==> flow/design.v <==
module module_alu (
    input [15:0] register_A,
    input [15:0] register_B,
	 input sendButton,
    input [2:0] opcode,
    output reg [15:0] result
);
    reg signed [15:0] operand_A;
    reg signed [15:0] operand_B;
    reg signed [31:0] result_c2;   
    parameter LOAD = 0, ADD = 1, ADDI = 2, SUB = 3, SUBI = 4, MUL = 5, CLEAR = 6, DISPLAY = 7;
    always @(*) begin
        result = 16'd0;
        operand_A = 16'd0;
        operand_B = 16'd0;
        result_c2 = 32'd0;
        if (opcode != LOAD && opcode != CLEAR && opcode != DISPLAY) begin
            operand_A = $signed(register_A);
            operand_B = $signed(register_B);
            case (opcode)
					 3'b001: result_c2 = operand_A + operand_B;   
					 3'b010: result_c2 = operand_A + operand_B;   
					 3'b011: result_c2 = operand_A - operand_B;   
					 3'b100: result_c2 = operand_A - operand_B;   
					 3'b101: result_c2 = operand_A * operand_B;   
					 default: result_c2 = result_c2;
				endcase
            if (result_c2 > 32767) begin
                result = 16'h7FFF;
            end else if (result_c2 < -32768) begin
                result = 16'h8000;
            end else begin
                result = result_c2[15:0];   
            end
        end
    end
endmodule
module memory (
    input wire clk,                 
    input wire reset,               
    input wire [3:0] read_reg1,     
    input wire [3:0] read_reg2,     
    input wire [3:0] write_reg,     
    input wire [15:0] write_data,   
    input wire reg_write_en,        
    output [15:0] read_data1,   
    output [15:0] read_data2    
);
    reg [15:0] registers [0:15];
    integer i;
	 assign read_data1 = registers[read_reg1];
	 assign read_data2 = registers[read_reg2];
    always @(posedge clk) begin
        if (reset) begin
            for (i = 0; i < 16; i = i + 1) begin
                registers[i] <= 16'b0;
            end
        end else if (reg_write_en) begin
            registers[write_reg] <= write_data;
        end
    end
endmodule
module lcd (
    input clk_50MHz,
    input reset_n,            
    input system_on,
    input display_enable,
    input [2:0] opcode_last,
    input [3:0] reg_number,
    input [15:0] reg_value,
    output reg [7:0] LCD_DATA,
    output reg LCD_RS,
    output reg LCD_EN,
    output LCD_RW,
    output wire LCD_ON
);
    assign LCD_RW = 1'b0;  
    assign LCD_ON = 1'b1;  
    localparam DELAY_15MS  = 750_000;     
    localparam DELAY_4_1MS = 205_000;     
    localparam DELAY_100US = 5_000;       
    localparam DELAY_40US  = 2_000;       
    localparam DELAY_2MS   = 100_000;     
    localparam [5:0]
        OFF = 0,
        POWER_ON = 1,
        WAIT_15MS = 2,
        FUNC_SET1 = 3,
        PULSE_EN = 4,
        WAIT_4_1MS = 5,
        FUNC_SET2 = 6,
        WAIT_100US1 = 7,
        FUNC_SET3 = 8,
        WAIT_100US2 = 9,
        FUNC_SET_FINAL = 10,
        WAIT_100US3 = 11,
        DISP_OFF = 12,
        WAIT_100US4 = 13,
        DISP_CLEAR = 14,
        WAIT_2MS = 15,
        ENTRY_MODE = 16,
        WAIT_100US5 = 17,
        DISP_ON = 18,
        IDLE = 20,
        SET_ADDR1 = 21,
        WAIT_ADDR1 = 22,
        WRITE_CHAR1 = 23,
        CHECK_LOOP1 = 24,
        SET_ADDR2 = 25,
        WAIT_ADDR2 = 26,
        WRITE_CHAR2 = 27,
        CHECK_LOOP2 = 28,
        CLEAR_SCREEN = 29;
    reg [5:0] state;
    reg [5:0] next_state_after_pulse;
    reg [19:0] delay_cnt;
    reg [4:0] char_index;
    reg [7:0] line1 [0:15];
    reg [7:0] line2 [0:15];
    reg write_pending;
    reg clear_pending;
    reg init_mode;
    reg lcd_ready;  
    wire signed [15:0] signed_value = reg_value;
    reg [15:0] abs_value;
    reg negative;
    reg [19:0] bcd;
    integer i, j;
    always @(*) begin
        negative = (signed_value < 0);
        if (signed_value == 16'sh8000)
            abs_value = 32768;
        else
            abs_value = negative ? -signed_value : signed_value;
        bcd = 0;
        for (i = 15; i >= 0; i = i - 1) begin
            if (bcd[3:0] >= 5) bcd[3:0] = bcd[3:0] + 3;
            if (bcd[7:4] >= 5) bcd[7:4] = bcd[7:4] + 3;
            if (bcd[11:8] >= 5) bcd[11:8] = bcd[11:8] + 3;
            if (bcd[15:12] >= 5) bcd[15:12] = bcd[15:12] + 3;
            if (bcd[19:16] >= 5) bcd[19:16] = bcd[19:16] + 3;
            bcd = {bcd[18:0], abs_value[i]};
        end
    end
    always @(posedge clk_50MHz) begin
        if (!reset_n) begin
            state <= OFF;
            LCD_EN <= 0;
            LCD_RS <= 0;
            LCD_DATA <= 0;
            write_pending <= 0;
            clear_pending <= 0;
            init_mode <= 0;
            lcd_ready <= 0;
            delay_cnt <= 0;
            char_index <= 0;
            for (j = 0; j < 16; j = j + 1) begin
                line1[j] <= " ";
                line2[j] <= " ";
            end
        end else begin
            if (!system_on) begin
                state <= OFF;
                LCD_EN <= 0;
                LCD_RS <= 0;
                LCD_DATA <= 0;
                lcd_ready <= 0;
                for (j = 0; j < 16; j = j + 1) begin
                    line1[j] <= " ";
                    line2[j] <= " ";
                end
            end else begin
                case (state)
                    OFF: begin
                        LCD_DATA <= 8'h00;
                        LCD_EN <= 0;
                        LCD_RS <= 0;
                        lcd_ready <= 0;
                        state <= POWER_ON;
                    end
                    POWER_ON: begin
                        init_mode <= 1;
                        delay_cnt <= 0;
                        state <= WAIT_15MS;
                    end
                    WAIT_15MS: begin
                        delay_cnt <= delay_cnt + 1;
                        if (delay_cnt >= DELAY_15MS) begin
                            delay_cnt <= 0;
                            state <= FUNC_SET1;
                        end
                    end
                    FUNC_SET1: begin
                        LCD_RS <= 0;
                        LCD_DATA <= 8'h30;
                        next_state_after_pulse <= WAIT_4_1MS;
                        state <= PULSE_EN;
                    end
                    WAIT_4_1MS: begin
                        delay_cnt <= delay_cnt + 1;
                        if (delay_cnt >= DELAY_4_1MS) begin
                            delay_cnt <= 0;
                            state <= FUNC_SET2;
                        end
                    end
                    FUNC_SET2: begin
                        LCD_RS <= 0;
                        LCD_DATA <= 8'h30;
                        next_state_after_pulse <= WAIT_100US1;
                        state <= PULSE_EN;
                    end
                    WAIT_100US1: begin
                        delay_cnt <= delay_cnt + 1;
                        if (delay_cnt >= DELAY_100US) begin
                            delay_cnt <= 0;
                            state <= FUNC_SET3;
                        end
                    end
                    FUNC_SET3: begin
                        LCD_RS <= 0;
                        LCD_DATA <= 8'h30;
                        next_state_after_pulse <= WAIT_100US2;
                        state <= PULSE_EN;
                    end
                    WAIT_100US2: begin
                        delay_cnt <= delay_cnt + 1;
                        if (delay_cnt >= DELAY_100US) begin
                            delay_cnt <= 0;
                            state <= FUNC_SET_FINAL;
                        end
                    end
                    FUNC_SET_FINAL: begin
                        LCD_RS <= 0;
                        LCD_DATA <= 8'h38;  
                        next_state_after_pulse <= WAIT_100US3;
                        state <= PULSE_EN;
                    end
                    WAIT_100US3: begin
                        delay_cnt <= delay_cnt + 1;
                        if (delay_cnt >= DELAY_100US) begin
                            delay_cnt <= 0;
                            state <= DISP_OFF;
                        end
                    end
                    DISP_OFF: begin
                        LCD_RS <= 0;
                        LCD_DATA <= 8'h08;
                        next_state_after_pulse <= WAIT_100US4;
                        state <= PULSE_EN;
                    end
                    WAIT_100US4: begin
                        delay_cnt <= delay_cnt + 1;
                        if (delay_cnt >= DELAY_100US) begin
                            delay_cnt <= 0;
                            state <= DISP_CLEAR;
                        end
                    end
                    DISP_CLEAR: begin
                        LCD_RS <= 0;
                        LCD_DATA <= 8'h01;  
                        next_state_after_pulse <= WAIT_2MS;
                        state <= PULSE_EN;
                    end
                    WAIT_2MS: begin
                        delay_cnt <= delay_cnt + 1;
                        if (delay_cnt >= DELAY_2MS) begin
                            delay_cnt <= 0;
                            if (init_mode)
                                state <= ENTRY_MODE;
                            else begin
                                state <= IDLE;
                                clear_pending <= 0;
                            end
                        end
                    end
                    ENTRY_MODE: begin
                        LCD_RS <= 0;
                        LCD_DATA <= 8'h06;  
                        next_state_after_pulse <= WAIT_100US5;
                        state <= PULSE_EN;
                    end
                    WAIT_100US5: begin
                        delay_cnt <= delay_cnt + 1;
                        if (delay_cnt >= DELAY_100US) begin
                            delay_cnt <= 0;
                            state <= DISP_ON;
                        end
                    end
                    DISP_ON: begin
                        LCD_RS <= 0;
                        LCD_DATA <= 8'h0C;  
                        next_state_after_pulse <= IDLE;
                        state <= PULSE_EN;
                    end
                    IDLE: begin
                        init_mode <= 0;
                        lcd_ready <= 1;   
                        LCD_EN <= 0;
                        if (display_enable && lcd_ready) begin
                            for (j = 0; j < 16; j = j + 1) begin
                                line1[j] <= " ";
                                line2[j] <= " ";
                            end
                            case (opcode_last)
                                3'b000: begin 
                                    line1[0] <= "L"; line1[1] <= "O"; line1[2] <= "A"; line1[3] <= "D"; 
                                end
                                3'b001: begin 
                                    line1[0] <= "A"; line1[1] <= "D"; line1[2] <= "D"; 
                                end
                                3'b010: begin 
                                    line1[0] <= "A"; line1[1] <= "D"; line1[2] <= "D"; line1[3] <= "I"; 
                                end
                                3'b011: begin 
                                    line1[0] <= "S"; line1[1] <= "U"; line1[2] <= "B"; 
                                end
                                3'b100: begin 
                                    line1[0] <= "S"; line1[1] <= "U"; line1[2] <= "B"; line1[3] <= "I"; 
                                end
                                3'b101: begin 
                                    line1[0] <= "M"; line1[1] <= "U"; line1[2] <= "L"; 
                                end
                                3'b110: begin
                                    line1[0] <= "C"; line1[1] <= "L"; line1[2] <= "E";
                                    line1[3] <= "A"; line1[4] <= "R";
                                end
                                3'b111: begin 
                                    line1[0] <= "D"; line1[1] <= "P"; line1[2] <= "L"; 
                                end
                                default: begin 
                                end
                            endcase
                            if (opcode_last == 3'b110) begin
                                clear_pending <= 0;
                            end else begin
                                line2[0] <= "[";
										  line2[1] <= 8'h30 + reg_number[3];
                                line2[2] <= 8'h30 + reg_number[2];
                                line2[3] <= 8'h30 + reg_number[1];
                                line2[4] <= 8'h30 + reg_number[0];
                                line2[5] <= "]";
                                line2[10] <= negative ? "-" : "+";
                                line2[11] <= (bcd[19:16] == 0) ? " " : 8'h30 + bcd[19:16];
                                line2[12] <= (bcd[15:12] == 0 && bcd[19:16] == 0) ? " " : 8'h30 + bcd[15:12];
                                line2[13] <= 8'h30 + bcd[11:8];
                                line2[14] <= 8'h30 + bcd[7:4];
                                line2[15] <= 8'h30 + bcd[3:0];
                                clear_pending <= 0;
                            end
                            write_pending <= 1;
                            lcd_ready <= 0;   
                            state <= IDLE;    
                        end else if (write_pending) begin
                            if (clear_pending) begin
                                state <= CLEAR_SCREEN;
                                write_pending <= 0;
                            end else begin
                                char_index <= 0;
                                state <= SET_ADDR1;
                            end
                        end
                    end
                    SET_ADDR1: begin
                        LCD_RS <= 0;
                        LCD_DATA <= 8'h80;   
                        next_state_after_pulse <= WAIT_ADDR1;
                        state <= PULSE_EN;
                    end
                    WAIT_ADDR1: begin
                        delay_cnt <= delay_cnt + 1;
                        if (delay_cnt >= DELAY_40US) begin
                            delay_cnt <= 0;
                            state <= WRITE_CHAR1;
                        end
                    end
                    WRITE_CHAR1: begin
                        LCD_RS <= 1;
                        LCD_DATA <= line1[char_index];
                        next_state_after_pulse <= CHECK_LOOP1;
                        state <= PULSE_EN;
                    end
                    CHECK_LOOP1: begin
                        delay_cnt <= delay_cnt + 1;
                        if (delay_cnt >= DELAY_40US) begin
                            delay_cnt <= 0;
                            if (char_index == 15) begin
                                char_index <= 0;
                                state <= SET_ADDR2;
                            end else begin
                                char_index <= char_index + 1;
                                state <= WRITE_CHAR1;
                            end
                        end
                    end
                    SET_ADDR2: begin
                        LCD_RS <= 0;
                        LCD_DATA <= 8'hC0;  
                        next_state_after_pulse <= WAIT_ADDR2;
                        state <= PULSE_EN;
                    end
                    WAIT_ADDR2: begin
                        delay_cnt <= delay_cnt + 1;
                        if (delay_cnt >= DELAY_40US) begin
                            delay_cnt <= 0;
                            state <= WRITE_CHAR2;
                        end
                    end
                    WRITE_CHAR2: begin
                        LCD_RS <= 1;
                        LCD_DATA <= line2[char_index];
                        next_state_after_pulse <= CHECK_LOOP2;
                        state <= PULSE_EN;
                    end
                    CHECK_LOOP2: begin
                        delay_cnt <= delay_cnt + 1;
                        if (delay_cnt >= DELAY_40US) begin
                            delay_cnt <= 0;
                            if (char_index == 15) begin
                                char_index <= 0;
                                write_pending <= 0;
                                state <= IDLE;
                            end else begin
                                char_index <= char_index + 1;
                                state <= WRITE_CHAR2;
                            end
                        end
                    end
                    CLEAR_SCREEN: begin
                        LCD_RS <= 0;
                        LCD_DATA <= 8'h01;
                        next_state_after_pulse <= WAIT_2MS;
                        state <= PULSE_EN;
                    end
                    PULSE_EN: begin
                        if (delay_cnt == 0) begin
                            LCD_EN <= 1;
                        end
                        delay_cnt <= delay_cnt + 1;
                        if (delay_cnt >= DELAY_40US) begin
                            LCD_EN <= 0;
                            delay_cnt <= 0;
                            state <= next_state_after_pulse;
                        end
                    end
                    default: begin
                        state <= OFF;
                    end
                endcase
            end
        end
    end
endmodule
module module_mini_cpu(
    input clk,               
    input rst,               
    input power,             
    input send,              
    input [17:0] switches,   
    output wire [7:0] data,  
    output wire rs,          
    output wire rw,          
    output wire en,          
    output wire lcd_on,      
    output wire lcd_blon     
);
    localparam OFF        = 3'd0;
    localparam IDLE       = 3'd1;
    localparam FETCH      = 3'd2;
    localparam DECODE     = 3'd3;
    localparam EXECUTE    = 3'd4;
    localparam UPDATE_LCD = 3'd5;
    reg [2:0] state;
    reg system_on;
    reg prev_power;
    reg prev_send;
    reg [2:0] opcode;
    reg [3:0] dest_reg;
    reg [3:0] src1_reg;
    reg [3:0] src2_reg;
    reg [15:0] immediate;
    reg use_immediate;
    reg is_load;
    wire [15:0] mem_read_data1;
    wire [15:0] mem_read_data2;
    reg [3:0] mem_read_addr1;
    reg [3:0] mem_read_addr2;
    reg [3:0] mem_write_addr;
    reg [15:0] mem_write_data;
    reg mem_write_en;
    reg mem_reset;
    wire [15:0] alu_result;
    wire [15:0] alu_in_A;
    wire [15:0] alu_in_B;
    assign alu_in_A = mem_read_data1;
    assign alu_in_B = (use_immediate) ? immediate : mem_read_data2;
    reg lcd_update_en;
    wire [15:0] lcd_reg_value;
    memory mem_inst (
        .clk(clk),
        .reset(mem_reset),
        .read_reg1(mem_read_addr1),
        .read_reg2(mem_read_addr2),
        .write_reg(mem_write_addr),
        .write_data(mem_write_data),
        .reg_write_en(mem_write_en),
        .read_data1(mem_read_data1),
        .read_data2(mem_read_data2)
    );
    module_alu alu_inst (
        .register_A(alu_in_A),
        .register_B(alu_in_B),
		  .sendButton(send),
        .opcode(opcode),
        .result(alu_result)
    );
    lcd lcd_inst (
        .clk_50MHz(clk),
        .reset_n(system_on & ~rst),     
        .system_on(system_on),
        .display_enable(lcd_update_en),
        .opcode_last(opcode),
        .reg_number(src1_reg),  
        .reg_value(lcd_reg_value),
        .LCD_DATA(data),
        .LCD_RS(rs),
        .LCD_EN(en),
        .LCD_RW(rw),
        .LCD_ON(lcd_on) 
    );
    assign lcd_reg_value = (opcode == 3'b111) ? mem_read_data1 : mem_write_data;
    assign lcd_blon = 1'b0;
    always @(posedge clk) begin
      if (rst) begin
        state <= OFF;
        system_on <= 0;
        prev_power <= 1;
        prev_send <= 1;
        mem_read_addr1 <= 0;
        mem_read_addr2 <= 0;
        mem_write_addr <= 0;
        mem_write_data <= 0;
        mem_write_en <= 0;
        mem_reset <= 0;
        lcd_update_en <= 0;
      end else begin
        prev_power <= power;
        prev_send <= send;
        if (power && !prev_power) begin
            system_on <= ~system_on;
            if (system_on) begin
                state <= OFF;
                mem_reset <= 1;
            end else begin      
                state <= IDLE;
                mem_reset <= 1;  
            end
        end
        if (system_on) begin
            if (mem_reset) begin
                mem_reset <= 0;
            end
            case (state)
                OFF: begin
                    mem_write_en <= 0;
                    lcd_update_en <= 0;
                end
                IDLE: begin
                    mem_write_en <= 0;
                    lcd_update_en <= 0;
                    if (send && !prev_send) begin
                        state <= FETCH;
                    end
                end
                FETCH: begin
                    state <= DECODE;
                end
                DECODE: begin
                    if (switches[17:15] == 3'b010 || switches[17:15] == 3'b100 || switches[17:15] == 3'b101) begin 
                        opcode <= switches[17:15];
                        dest_reg <= switches[14:11];
                        src1_reg <= switches[10:7];
                        immediate <= switches[6] ? -{10'd0, switches[5:0]} : {10'd0, switches[5:0]};
                        use_immediate <= 1;
                        is_load <= 0;
                        mem_read_addr1 <= switches[10:7];
                        mem_read_addr2 <= 4'b0;  
                    end
                    else if (switches[17:15] == 3'b001 || switches[17:15] == 3'b011) begin 
                        opcode <= switches[17:15];
                        dest_reg <= switches[14:11];
                        src1_reg <= switches[10:7];
                        src2_reg <= switches[6:3];
                        use_immediate <= 0;
                        is_load <= 0;
                        mem_read_addr1 <= switches[10:7];
                        mem_read_addr2 <= switches[6:3];
                    end
                    else if (switches[17:15] == 3'b000) begin 
                        opcode <= 3'b000;
                        dest_reg <= switches[14:11];
                        immediate <= switches[10] ? -{10'd0, switches[9:4]} : {10'd0, switches[9:4]};
                        use_immediate <= 1;
                        is_load <= 1;
                    end
                    else begin 
                        if (switches[17:15] == 3'b111) begin  
                            opcode <= 3'b111;
                            src1_reg <= switches[14:11];  
                            mem_read_addr1 <= switches[14:11];  
                            use_immediate <= 0;
                            is_load <= 0;
                        end else begin  
                            opcode <= 3'b110;
                            mem_reset <= 1;
                            use_immediate <= 0;
                            is_load <= 0;
                        end
                    end
                    state <= EXECUTE;
                end
                EXECUTE: begin
                    if (opcode == 3'b110) begin
                        mem_reset <= 0;
                    end
                    if (opcode != 3'b111 && opcode != 3'b110) begin
                        mem_write_en <= 1;
                        mem_write_addr <= dest_reg;
                        if (is_load) mem_write_data <= immediate;
                        else mem_write_data <= alu_result;
                    end
                    state <= UPDATE_LCD;
                end
                UPDATE_LCD: begin
                    mem_write_en <= 0;
                    if (opcode != 3'b111) src1_reg <= dest_reg;
                    lcd_update_en <= 1;
                    state <= IDLE;
                end
                default: state <= IDLE;
            endcase
        end
      end
    end
endmodule
* Reports on module_mini_cpu
What the tools print for module_mini_cpu, step after step.
Line numbers count from 1 in the design file above.
A cell with - has no value.
- Top module :: module_mini_cpu
- Clock port :: clk
- Library :: sky130hd
- Library corner :: tt_025C_1v80

* After elaboration
Yosys after proc, flatten, opt, wreduce and memory -nomap, before mapping. Print and check cells are not counted.
Memory sizes are those after Yosys's memory passes, which may raise the word count (mostly to a power of two), join words into wider ones and drop unused or constant bits.
- Register bits :: 253
- Bits in latches :: 0
- Memory bits (writable) :: 256
- Bits in read-only memories :: 0
- Memory cells :: 1
- Input port bits :: 22
- Output and inout port bits :: 13
- Cells after elaboration :: 570
** Memories
- mem_inst.registers :: words 16, bits a word 16, RTL line 49 : reg [15:0] registers [0:15];
- $add $sub $neg :: 81
- $mul :: 1
- Divide/modulo/power cells :: 0
- Order comparisons :: 73
- Equality and inequality tests :: 93
- Shift operators :: 0
- Multiplexer cells :: 198
- Bitwise operators :: 3
- Reductions and logical operators :: 75
** Operators with widths (count)
- 16-bit by 16-bit multiplier with 32-bit output :: 1
- 4-bit 2-to-1 mux :: 73
- 4-bit by 3-bit greater-or-equal comparator with 1-bit output with constant B :: 60
- 16-bit 2-to-1 mux :: 15
- 4-bit by 2-bit adder with 4-bit output with constant B :: 50
- 20-bit parallel mux with 6-bit select :: 1
- 8-bit parallel mux with 13-bit select :: 1
- 6-bit parallel mux with 17-bit select :: 1
- 20-bit 2-to-1 mux :: 5
- 32-bit parallel mux with 3-bit select :: 1
- 8-bit 2-to-1 mux :: 12
- 8-bit parallel mux with 6-bit select :: 2
- 6-bit 2-to-1 mux :: 15
- 8-bit parallel mux with 11-bit select :: 1
- 8-bit parallel mux with 5-bit select :: 2
- 6-bit by 5-bit equality test with 1-bit output with constant B :: 13
- 6-bit parallel mux with 12-bit select :: 1
- 3-bit 2-to-1 mux :: 19
- 6-bit by 4-bit equality test with 1-bit output with constant B :: 8
- 2-bit by 1-bit inequality test with 1-bit output with constant B :: 18
- 6-bit by 4-bit adder with 7-bit output with constant A :: 5
- 32-bit by 16-bit > comparator with 1-bit output with constant B :: 1
- 32-bit by 16-bit < comparator with 1-bit output with constant B :: 1
- 4-bit equality test with constant B :: 8
- 6-bit negation with 16-bit output :: 2
- 32-bit 2-to-1 mux :: 1
- 3-bit by 2-bit adder with 3-bit output with constant B :: 10
- 6-bit by 1-bit adder with 7-bit output with constant A :: 4
Not listed: further kinds 63, cells in them 193.

* Logic depth
Depth = most cells in a row (Yosys ltp): at word level without a register or memory, in the mapped netlist without a sequential cell, where the memories' decode and read muxes count.
- Depth after elaboration :: 39
- ABC_AREA :: 0
- Depth in mapped cells :: 86
- Mapped depth without buffers :: 82

* Mapped cells and area
The flow's flattened synthesis, as Yosys stat reports it; memories are mapped. The netlist is that of the ABC_AREA named above (0 if unset); the other value can give another one.
** Cells by type
- sky130_fd_sc_hd__edfxtp_1 :: count 285, total area 8.56E+03 um^2
- sky130_fd_sc_hd__fa_1 :: count 264, total area 5.29E+03 um^2
- sky130_fd_sc_hd__dfxtp_1 :: count 144, total area 2.88E+03 um^2
- sky130_fd_sc_hd__mux4_2 :: count 123, total area 2.77E+03 um^2
- sky130_fd_sc_hd__ha_1 :: count 166, total area 2.08E+03 um^2
- sky130_fd_sc_hd__and2_1 :: count 290, total area 1814.24 um^2
- sky130_fd_sc_hd__nand2_1 :: count 390, total area 1.46E+03 um^2
- sky130_fd_sc_hd__nor2_1 :: count 387, total area 1.45E+03 um^2
- sky130_fd_sc_hd__inv_1 :: count 375, total area 1407.6 um^2
- sky130_fd_sc_hd__a21oi_1 :: count 213, total area 1.07E+03 um^2
- sky130_fd_sc_hd__mux2i_1 :: count 87, total area 870.835 um^2
- sky130_fd_sc_hd__o21ai_0 :: count 146, total area 730.701 um^2
- sky130_fd_sc_hd__clkbuf_1 :: count 172, total area 645.619 um^2
- sky130_fd_sc_hd__mux2_2 :: count 53, total area 596.822 um^2
- sky130_fd_sc_hd__xnor2_1 :: count 58, total area 507.987 um^2
- sky130_fd_sc_hd__nand3_1 :: count 80, total area 400.384 um^2
- sky130_fd_sc_hd__nand2b_1 :: count 43, total area 269.008 um^2
- sky130_fd_sc_hd__nor3_1 :: count 49, total area 245.235 um^2
Other cell types: 86; their cells: 768.
- Standard cells after synthesis :: 4093
- Mapped area :: 0.0388247 mm^2
- Flip-flop cells :: 429
- Buffer cells :: 224
The figures by module come from a second, unflattened synthesis with its own total; it is not the netlist above.
- Cells (unflattened synthesis) :: 4225
- Area total of the unflattened synthesis :: 0.0402649 mm^2
Each row is one instance without its submodules.
** Modules
- memory :: times used 1, cells 859, area 0.0134141 mm^2, seq. area 0.0076874 mm^2
- module_alu :: times used 1, cells 1501, area 0.0124394 mm^2, seq. area 0 mm^2
- lcd :: times used 1, cells 1525, area 0.0110043 mm^2, seq. area 0.002072 mm^2
- module_mini_cpu :: times used 1, cells 340, area 0.003407 mm^2, seq. area 0.0015215 mm^2

* Timing after synthesis
Source: OpenSTA report_checks on the synthesized netlist (no wires, ideal clock, input and output delay 20% of the period each), path of least setup slack; recovery checks are left aside. Register names are those of the netlist, which keeps one name where synthesis merged equal registers.
- Kind :: register -> register
- Start :: register (no name shown)
- End :: register lcd_inst.line2[15][2]
- Clock period :: 20.0 ns
- Setup time :: 0.117 ns
- Time at the first pin :: 0.000 ns
- Arrival time :: 14.908 ns
- Data required time :: 19.883 ns
- Slack :: 4.975 ns
- Delay of the path :: 15.025 ns
- Driving pins on the path :: 83
- Buffers on the path :: 4
- Synthesis period reached :: 15.025 ns
"delay of the path" is the arrival time less input delay plus setup time.
"driving pins on the path": output pins that drive a net of the path, with the launching flip-flop's if there is one; two outputs of one cell count as two.
"synthesis period reached" = period - worst setup slack (recovery checks aside). The figure is calculated, with input and output delays left at 20% of the set period.
At most two assigning lines are given for a register; there are more.
- Cell sequence :: sky130_fd_sc_hd__dfxtp_1 sky130_fd_sc_hd__buf_2 sky130_fd_sc_hd__buf_2 sky130_fd_sc_hd__buf_1 sky130_fd_sc_hd__mux4_2 sky130_fd_sc_hd__mux2_2 sky130_fd_sc_hd__o21ai_1 sky130_fd_sc_hd__nor2_1 sky130_fd_sc_hd__a21oi_1 sky130_fd_sc_hd__ha_1 sky130_fd_sc_hd__inv_1 sky130_fd_sc_hd__a311oi_1 sky130_fd_sc_hd__nor4b_2 sky130_fd_sc_hd__a22oi_1 sky130_fd_sc_hd__a211oi_4 sky130_fd_sc_hd__ha_1 sky130_fd_sc_hd__inv_1 sky130_fd_sc_hd__ha_1 (+47 left out) sky130_fd_sc_hd__nor3_1 sky130_fd_sc_hd__a211o_1 sky130_fd_sc_hd__a2bb2oi_1 sky130_fd_sc_hd__clkbuf_1 sky130_fd_sc_hd__nand2b_1 sky130_fd_sc_hd__a21oi_1 sky130_fd_sc_hd__xnor2_1 sky130_fd_sc_hd__ha_1 sky130_fd_sc_hd__nand2b_1 sky130_fd_sc_hd__nand2_1 sky130_fd_sc_hd__a21oi_1 sky130_fd_sc_hd__nor3_1 sky130_fd_sc_hd__xnor2_1 sky130_fd_sc_hd__ha_1 sky130_fd_sc_hd__nand2b_1 sky130_fd_sc_hd__a21boi_0 sky130_fd_sc_hd__mux2i_1 sky130_fd_sc_hd__a22o_1
** RTL lines, path after synthesis
- end: assignment :: RTL line 159 : line2[j] <= " ";
- end: assignment :: RTL line 170 : line2[j] <= " ";
- end: declaration :: RTL line 119 : reg [7:0] line2 [0:15];
Chain of elaborated cells between the ends: none given.

* Path in the finished layout
From the final timing report of run 1: the path of least setup slack in the routed layout; clock arrival at registers is part of the times.
- Kind :: register -> register
- Start :: register (no name shown)
- End :: register lcd_inst.line2[15][2]
- Clock period :: 20.0 ns
- Setup time :: 0.04 ns
- Time at the first pin :: 0.66 ns
- Arrival time :: 17.70 ns
- Data required time :: 20.48 ns
- Slack :: 2.78 ns
- Driving pins on the path :: 82
- Buffers on the path :: 2
At most two assigning lines are given for a register; there are more.
- Cell sequence :: sky130_fd_sc_hd__dfxtp_2 sky130_fd_sc_hd__buf_6 sky130_fd_sc_hd__mux4_2 sky130_fd_sc_hd__mux2_2 sky130_fd_sc_hd__o21ai_1 sky130_fd_sc_hd__buf_4 sky130_fd_sc_hd__nor2_1 sky130_fd_sc_hd__a21oi_1 sky130_fd_sc_hd__ha_1 sky130_fd_sc_hd__inv_1 sky130_fd_sc_hd__a311oi_1 sky130_fd_sc_hd__nor4b_2 sky130_fd_sc_hd__a31oi_1 sky130_fd_sc_hd__xnor2_1 sky130_fd_sc_hd__inv_1 sky130_fd_sc_hd__ha_1 sky130_fd_sc_hd__inv_1 sky130_fd_sc_hd__ha_1 (+46 left out) sky130_fd_sc_hd__ha_1 sky130_fd_sc_hd__nor3_1 sky130_fd_sc_hd__a211o_1 sky130_fd_sc_hd__a2bb2oi_2 sky130_fd_sc_hd__nand2b_1 sky130_fd_sc_hd__a21oi_1 sky130_fd_sc_hd__xnor2_1 sky130_fd_sc_hd__ha_1 sky130_fd_sc_hd__nand2b_1 sky130_fd_sc_hd__nand2_1 sky130_fd_sc_hd__a21oi_1 sky130_fd_sc_hd__nor3_1 sky130_fd_sc_hd__xnor2_1 sky130_fd_sc_hd__ha_1 sky130_fd_sc_hd__nand2b_1 sky130_fd_sc_hd__a21boi_0 sky130_fd_sc_hd__mux2i_1 sky130_fd_sc_hd__a22o_1
** RTL lines, path after layout
- end: assignment :: RTL line 159 : line2[j] <= " ";
- end: assignment :: RTL line 170 : line2[j] <= " ";
- end: declaration :: RTL line 119 : reg [7:0] line2 [0:15];
Chain of elaborated cells between the ends: none given.

Lab notebook: module_mini_cpu

Design module_mini_cpu on sky130hd. What follows are 6 stored runs of the flow, each under its own settings; their order means nothing. The constraints put input and output delay at 20% of the set period each and load the outputs with 0.01 pF.
"clock period reached" is the run's clock period less its worst setup slack. It is reckoned from that one timing run; input and output delays stay at 20% of the period that was set.
"time used up by the worst setup path" means the part of the period allowed to the worst setup path (the constraints hold back 20% at inputs and 20% at outputs) less its slack; where the path has registers, the arrival times of their clocks count too.
"power consumption" rests on the timing tool's default activity at the inputs, not on a simulated workload.

** Run 1
- Settings :: ABC_AREA=0; CORE_UTILIZATION=50; CTS_CLUSTER_DIAMETER=128; CTS_CLUSTER_SIZE=84; GPL_ROUTABILITY_DRIVEN=0; GPL_TIMING_DRIVEN=1; MAX_ROUTING_LAYER=met4; PLACE_DENSITY_LB_ADDON=0.16; SETUP_SLACK_MARGIN=0.83; SLEW_MARGIN=35; period_ns=20.0; CAP_MARGIN=20; CORE_MARGIN=2
- Standard-cell area after layout :: 0.0408279 mm^2
- Post-route worst hold slack :: 0.384 ns
- Mapped cell area after synthesis :: 0.0388247 mm^2
- Power consumption :: 2.766 mW
- Die outline area :: 0.0798938 mm^2
- Final setup TNS :: 0.000 ns
- Time used up by the worst setup path :: 17.22 ns
- Worst path kind :: register -> register
- Lowest setup slack :: 2.784 ns
- Clock period reached :: 17.216 ns
- Utilization after layout :: 52.9%

** Run 2
- Settings :: ABC_AREA=1; CTS_CLUSTER_SIZE=18; GPL_TIMING_DRIVEN=0; MAX_ROUTING_LAYER=met4; SLEW_MARGIN=35; period_ns=20.0; CAP_MARGIN=20; CORE_MARGIN=2; CORE_UTILIZATION=40
- Post-route worst hold slack :: 0.452 ns
- Lowest setup slack :: 6.142 ns
- Utilization after layout :: 44.3%
- Die outline area :: 0.0970696 mm^2
- Time used up by the worst setup path :: 13.86 ns
- Worst path kind :: register -> register
- Power consumption :: 3.327 mW
- Clock period reached :: 13.858 ns
- Standard-cell area after layout :: 0.0413922 mm^2
- Mapped cell area after synthesis :: 0.0378375 mm^2
- Final setup TNS :: 0.000 ns

** Run 3
- Settings :: ABC_AREA=0; CORE_MARGIN=8; CORE_UTILIZATION=42; CTS_CLUSTER_DIAMETER=128; CTS_CLUSTER_SIZE=84; GPL_ROUTABILITY_DRIVEN=0; GPL_TIMING_DRIVEN=1; MAX_ROUTING_LAYER=met4; PLACE_DENSITY_LB_ADDON=0.17; SETUP_SLACK_MARGIN=3.47; SLEW_MARGIN=35; period_ns=12.7; CAP_MARGIN=20
- Standard-cell area after layout :: 0.0472528 mm^2
- Lowest setup slack :: -0.594 ns
- Clock period reached :: 13.294 ns
- Die outline area :: 0.102426 mm^2
- Post-route worst hold slack :: 0.458 ns
- Time used up by the worst setup path :: 13.29 ns
- Worst path kind :: register -> register
- Power consumption :: 5.026 mW
- Final setup TNS :: -6.883 ns
- Mapped cell area after synthesis :: 0.0388247 mm^2
- Utilization after layout :: 51.6%

** Run 4
- Settings :: CORE_UTILIZATION=40; PLACE_DENSITY=0.6; period_ns=18.2; CAP_MARGIN=20; CORE_MARGIN=2; SLEW_MARGIN=20
- Post-route worst hold slack :: 0.405 ns
- Time used up by the worst setup path :: 16.69 ns
- Worst path kind :: register -> register
- Utilization after layout :: 43.7%
- Die outline area :: 0.0995686 mm^2
- Clock period reached :: 16.691 ns
- Mapped cell area after synthesis :: 0.0388247 mm^2
- Lowest setup slack :: 1.509 ns
- Standard-cell area after layout :: 0.0421054 mm^2
- Final setup TNS :: 0.000 ns
- Power consumption :: 3.465 mW

** Run 5
- Settings :: ABC_AREA=1; CORE_MARGIN=8; CORE_UTILIZATION=25; CTS_CLUSTER_DIAMETER=128; CTS_CLUSTER_SIZE=84; GPL_ROUTABILITY_DRIVEN=0; GPL_TIMING_DRIVEN=1; MAX_ROUTING_LAYER=met4; PLACE_DENSITY_LB_ADDON=0.17; SETUP_SLACK_MARGIN=3.47; SLEW_MARGIN=35; period_ns=12.7; CAP_MARGIN=20
- Time used up by the worst setup path :: 10.37 ns
- Worst path kind :: register -> register
- Power consumption :: 5.151 mW
- Final setup TNS :: 0.000 ns
- Clock period reached :: 10.373 ns
- Lowest setup slack :: 2.327 ns
- Standard-cell area after layout :: 0.0459728 mm^2
- Die outline area :: 0.164053 mm^2
- Utilization after layout :: 30.6%
- Post-route worst hold slack :: 0.468 ns
- Mapped cell area after synthesis :: 0.0378375 mm^2

** Run 6
- Settings :: CORE_MARGIN=3; CORE_UTILIZATION=29; MIN_ROUTING_LAYER=met2; PLACE_DENSITY=0.6; period_ns=20.0; CAP_MARGIN=20; SLEW_MARGIN=20
- Utilization after layout :: 32.3%
- Mapped cell area after synthesis :: 0.0388247 mm^2
- Final setup TNS :: 0.000 ns
- Die outline area :: 0.138306 mm^2
- Clock period reached :: 18.273 ns
- Time used up by the worst setup path :: 18.27 ns
- Worst path kind :: register -> register
- Power consumption :: 3.245 mW
- Lowest setup slack :: 1.727 ns
- Standard-cell area after layout :: 0.0426584 mm^2
- Post-route worst hold slack :: 0.446 ns
